==> flow/design.v <==
module ALU_STAGE (
  input clock_in,
  input [31:0] a_in,
  input [31:0] b_in,
  input [3:0] uop_in,
  output [31:0] result_out
);
reg [31:0] a_q;
reg [31:0] b_q;
reg [3:0] uop_q;
reg [31:0] result_q;
wire [31:0] alu_result;
ALU #(.DATA_WIDTH(32)) alu0 (
  .a_data_in(a_q),
  .b_data_in(b_q),
  .uop_in(uop_q),
  .result_out(alu_result)
);
always @(posedge clock_in) begin
  a_q <= a_in;
  b_q <= b_in;
  uop_q <= uop_in;
  result_q <= alu_result;
end
assign result_out = result_q;
endmodule

module ALU
  #(parameter DATA_WIDTH = 32)(
    input [DATA_WIDTH-1:0]  a_data_in,  
    input [DATA_WIDTH-1:0]  b_data_in,  
    input [3:0]             uop_in,
    output reg [DATA_WIDTH-1:0] result_out
);
always@(*) begin
  case(uop_in)
    4'b0000: result_out = a_data_in + b_data_in;
    4'b0001: result_out = a_data_in - b_data_in;
    4'b0010: result_out = a_data_in|b_data_in;
    4'b0011: result_out = a_data_in&b_data_in;
    4'b0100: result_out = a_data_in^b_data_in;
    4'b1000: result_out = a_data_in;
    4'b1001: result_out = b_data_in;
    4'b1010: result_out = ($signed(a_data_in)<$signed(b_data_in))?32'd1:32'd0;
    4'b1011: result_out = (a_data_in<b_data_in)?32'd1:32'd0;
    4'b1101: result_out = $signed(a_data_in) >>> b_data_in[4:0];
    4'b1110: result_out = a_data_in >> b_data_in[4:0];
    4'b1111: result_out = a_data_in << b_data_in[4:0];
    default: result_out = 32'h00000000;
  endcase
end
endmodule
From RTL to reports: ALU_STAGE:

The steps from the RTL of ALU_STAGE to its reports follow in flow order.
Lines are those of the file above, counted from 1.
Operators: Yosys type, input widths -> output width; for muxes data width and select width s.
Library cell names are shortened.
The mark - stands for no value.

* design top: ALU_STAGE
* clock: clock_in
* standard-cell library: sky130hd
* library corner: tt_025C_1v80

Word-level counts:

Source: Yosys, flattened and elaborated, memories not mapped. Widths are those after wreduce; folded enables and synchronous resets count as part of the registers. Registers that Yosys merges into a memory's read port (data or address) are not register bits. Print and check cells do not count.

* mux-type cells: 3
* bitwise operators: 3
* reduce/logical cells: 1
* order comparisons: 2
* eq/ne operators: 11
* $add $sub $neg: 2
* shift operators: 3

Operators with widths (number)
* $pmux 32 s12: 1
* $lt 32x32->1: 2
* $add 32x32->32: 1
* $sub 32x32->32: 1
* $and 32x32->32: 1
* $or 32x32->32: 1
* $xor 32x32->32: 1
* $shl 32x5->32: 1
* $shr 32x5->32: 1
* $sshr 32x5->32: 1
* $eq 4x4->1 const B: 7
* $eq 4x2->1 const B: 2
* $eq 4x1->1 const B: 1
* $eq 4x3->1 const B: 1
* $logic_not 4->1: 1
* $mux 1: 2

* register bits: 100
* input bits: 69
* word-level cells: 29
* output and inout bits: 32

Depth:

Yosys ltp: most cells in a row. Word level: on the elaborated netlist, between registers, memories and ports. Mapped: between sequential cells and ports; inverters and the memories' decode and read muxes count.

* word-level depth: 3
* ABC_AREA: 0
* depth in mapped cells: 16
* mapped depth without buffers: 13

Synthesis result:

Yosys stat after the flow's synthesis: flattened, memories mapped to cells. It holds for the ABC_AREA given above (unset counts as 0); a run with the other value may have another netlist.
Totals and module areas in this step are rounded.

* cell area after synthesis: 11000 µm²
* mapped flip-flops: 100
* mapped cells: 1425
* buffers: 105

Cell types
* dfxtp_1: number 100, total area 2001.92 µm²
* ha_1: number 99, total area 1.24E+03 µm²
* mux4_2: number 43, total area 968.429 µm²
* nor2_1: number 177, total area 664.387 µm²
* o21ai_0: number 131, total area 655.629 µm²
* a21oi_1: number 111, total area 555.533 µm²
* nand2_1: number 119, total area 446.678 µm²
* mux2i_1: number 38, total area 380.365 µm²
* inv_1: number 86, total area 322.81 µm²
* clkbuf_1: number 76, total area 285.274 µm²
* a22oi_1: number 31, total area 232.723 µm²
* a221oi_1: number 26, total area 227.718 µm²
* a211oi_1: number 22, total area 165.158 µm²
* a21o_1: number 20, total area 150.144 µm²
* nor3_1: number 29, total area 145.139 µm²
* nand3_1: number 26, total area 130.125 µm²
* o211ai_1: number 15, total area 112.608 µm²
* mux2_2: number 8, total area 90.086 µm²

Other cell types: 71; their cells: 268.
The figures by module come from a second, unflattened synthesis with its own total; it is not the netlist above.

* cells (unflattened synthesis): 1354
* area total of the unflattened synthesis: 11000 µm²

Rows give one instance, submodules left out.

By module
* ALU (DATA_WIDTH=32): instances 1, cells 1254, area 8800 µm²
* ALU_STAGE: instances 1, cells 100, area 2000 µm²

Path before layout:

Source: OpenSTA report_checks on the synthesized netlist (no wires, ideal clock, input and output delay 20% of the period each), path of least setup slack; recovery checks are left aside. Register names are those of the netlist, which keeps one name where synthesis merged equal registers.

* path type: reg2reg
* start point: register b_q[2]
* end point: register result_q[26]
* library setup time: 120 ps
* launch time at the first pin: 0 ps
* path slack: -366 ps
* arrival: 4246 ps
* driving pins on the path: 17
* clock period: 4000 ps
* path delay: 4366 ps
* synthesis period reached: 4366 ps

"path delay" is the arrival time less input delay plus setup time.
"driving pins on the path": output pins that drive a net of the path, with the launching flip-flop's if there is one; two outputs of one cell count as two.
"synthesis period reached" = period - worst setup slack (recovery checks aside). The figure is calculated, with input and output delays left at 20% of the set period.
Between the ends stands the longest chain of elaborated cells between them, by number of cells; it is not shown to be the way that was timed. Of several equally long chains one is given.
A line is the first line of the expression or statement that the cell stems from. Yosys adds cells for indexed reads and writes and turns some case tables into memories.

* cells stage by stage: dfxtp_1 -> clkbuf_1 -> inv_2 -> buf_1 -> clkbuf_1 -> buf_1 -> ha_1 -> a21o_1 -> a221oi_4 -> a21oi_2 -> a311o_1 -> a31oi_4 -> o221ai_2 -> o21ai_2 -> o41ai_1 -> a221o_1 -> a211o_1
* cells in the longest elaborated chain: 2

RTL lines, path after synthesis
* from (decl): RTL line 9 `reg [31:0] b_q;`
* from (assign): RTL line 21 `b_q <= b_in;`
* $sub 32x32->32: RTL line 38 `4'b0001: result_out = a_data_in - b_data_in;`
* $pmux 32 s12: RTL line 36 `case(uop_in)`
* to (assign): RTL line 23 `result_q <= alu_result;`
* to (decl): RTL line 11 `reg [31:0] result_q;`

Worst path after layout:

Path of least setup slack in the final report of stored run 2 (OpenROAD, finished layout, wires in). Where an end is a register, its clock arrival counts in the times.
The path's times are printed in steps of 10 ps; the period is the one set.

* path type: reg2reg
* start point: register uop_q[2]
* end point: register result_q[16]
* launch time at the first pin: 410 ps
* library setup time: 130 ps
* arrival: 4540 ps
* clock period: 2220 ps
* path slack: -2040 ps
* driving pins on the path: 10

Between the ends stands the longest chain of elaborated cells between them, by number of cells; it is not shown to be the way that was timed. Of several equally long chains one is given.

* cells stage by stage: dfxtp_1 -> nand2b_1 -> nor2_2 -> buf_4 -> a22oi_1 -> o21ai_0 -> a21oi_1 -> o211ai_1 -> a221oi_2 -> o21ai_2
* cells in the longest elaborated chain: 2

RTL lines, path post-layout
* from (decl): RTL line 10 `reg [3:0] uop_q;`
* from (assign): RTL line 22 `uop_q <= uop_in;`
* $eq 4x4->1: RTL line 36 `case(uop_in)`
* $pmux 32 s12: RTL line 36
* to (assign): RTL line 23 `result_q <= alu_result;`
* to (decl): RTL line 11 `reg [31:0] result_q;`

## Implementation results

Settings and measured results of 6 stored flow runs for module ALU_STAGE (sky130hd), not sorted in any way. The constraints put input and output delay at 20% of the set period each and load the outputs with 0.01 pF.
"clock period achieved" means the clock period less the worst setup slack. The figure is calculated, with input and output delays left at 20% of the set period.
By "time of the worst setup path" is meant the share of the clock period that the worst setup path is allowed (20% is reserved at inputs, 20% at outputs), minus its slack. Clock arrival times at its registers enter into it.
"total power of the final layout": no workload was simulated; the value follows from the tool's default switching activity.
"time of the worst setup path" is given in steps of 10 ps.
Measured values are rounded.

### Stored run 1

Settings: `ABC_AREA=0`, `CAP_MARGIN=35`, `CELL_PAD_IN_SITES_DETAIL_PLACEMENT=2`, `CELL_PAD_IN_SITES_GLOBAL_PLACEMENT=1`, `CORE_ASPECT_RATIO=1.36`, `CORE_MARGIN=10`, `CORE_UTILIZATION=44`, `CTS_CLUSTER_SIZE=32`, `GPL_ROUTABILITY_DRIVEN=0`, `MIN_ROUTING_LAYER=met2`, `PLACE_DENSITY_LB_ADDON=0.15`, `SLEW_MARGIN=30`, `TNS_END_PERCENT=45`, `period_ns=2.14`

No results, placement failed with DPL-0033.

### Stored run 2

Settings: `CELL_PAD_IN_SITES_DETAIL_PLACEMENT=1`, `CORE_ASPECT_RATIO=0.64`, `CORE_UTILIZATION=37`, `GPL_ROUTABILITY_DRIVEN=0`, `GPL_TIMING_DRIVEN=1`, `MAX_ROUTING_LAYER=met5`, `SETUP_SLACK_MARGIN=-0.14`, `SLEW_MARGIN=0`, `period_ns=2.22`, `CAP_MARGIN=20`, `CORE_MARGIN=2`

- Clock period achieved: 4,261 ps
- Setup slack of the critical path: -2,000 ps
- Post-route setup TNS: -36,000 ps
- Utilization after layout: 63 %
- Die size: 31,000 µm²
- Total power of the final layout: 9.1 mW
- Area of the synthesized netlist: 11,000 µm²
- Time of the worst setup path: 4,260 ps
- Worst setup path kind: reg2reg

### Stored run 3

Settings: `SETUP_SLACK_MARGIN=0.75`, `period_ns=3.7`, `CAP_MARGIN=20`, `CORE_MARGIN=2`, `CORE_UTILIZATION=40`, `SLEW_MARGIN=20`

- Utilization after layout: 52 %
- Clock period achieved: 3,195 ps
- Setup slack of the critical path: 500 ps
- Time of the worst setup path: 3,200 ps
- Worst setup path kind: reg2reg
- Post-route setup TNS: 0 ps
- Total power of the final layout: 4.2 mW
- Die size: 28,000 µm²
- Area of the synthesized netlist: 11,000 µm²

### Stored run 4

Settings: `CAP_MARGIN=10`, `CELL_PAD_IN_SITES_GLOBAL_PLACEMENT=3`, `CORE_MARGIN=7`, `CTS_CLUSTER_SIZE=58`, `MIN_ROUTING_LAYER=met2`, `SETUP_SLACK_MARGIN=-0.2`, `TNS_END_PERCENT=75`, `period_ns=5.5`, `CORE_UTILIZATION=40`, `SLEW_MARGIN=20`

- Post-route setup TNS: 0 ps
- Utilization after layout: 46 %
- Total power of the final layout: 2.7 mW
- Clock period achieved: 4,290 ps
- Die size: 32,000 µm²
- Setup slack of the critical path: 1,200 ps
- Area of the synthesized netlist: 11,000 µm²
- Time of the worst setup path: 4,290 ps
- Worst setup path kind: reg2reg

### Stored run 5

Settings: `ABC_AREA=0`, `CORE_ASPECT_RATIO=0.78`, `CORE_MARGIN=3`, `CORE_UTILIZATION=70`, `MAX_ROUTING_LAYER=met4`, `MIN_ROUTING_LAYER=met2`, `SETUP_SLACK_MARGIN=-0.13`, `SLEW_MARGIN=10`, `TNS_END_PERCENT=25`, `period_ns=3.33`, `CAP_MARGIN=20`

No results, routing failed with GRT-0116.

### Stored run 6

Settings: `CELL_PAD_IN_SITES_DETAIL_PLACEMENT=2`, `CORE_ASPECT_RATIO=1.92`, `CORE_UTILIZATION=60`, `CTS_CLUSTER_DIAMETER=316`, `MAX_ROUTING_LAYER=met5`, `PLACE_DENSITY=0.36`, `period_ns=3.36`, `CAP_MARGIN=20`, `CORE_MARGIN=2`, `SLEW_MARGIN=20`

No results, placement failed with a tool error.
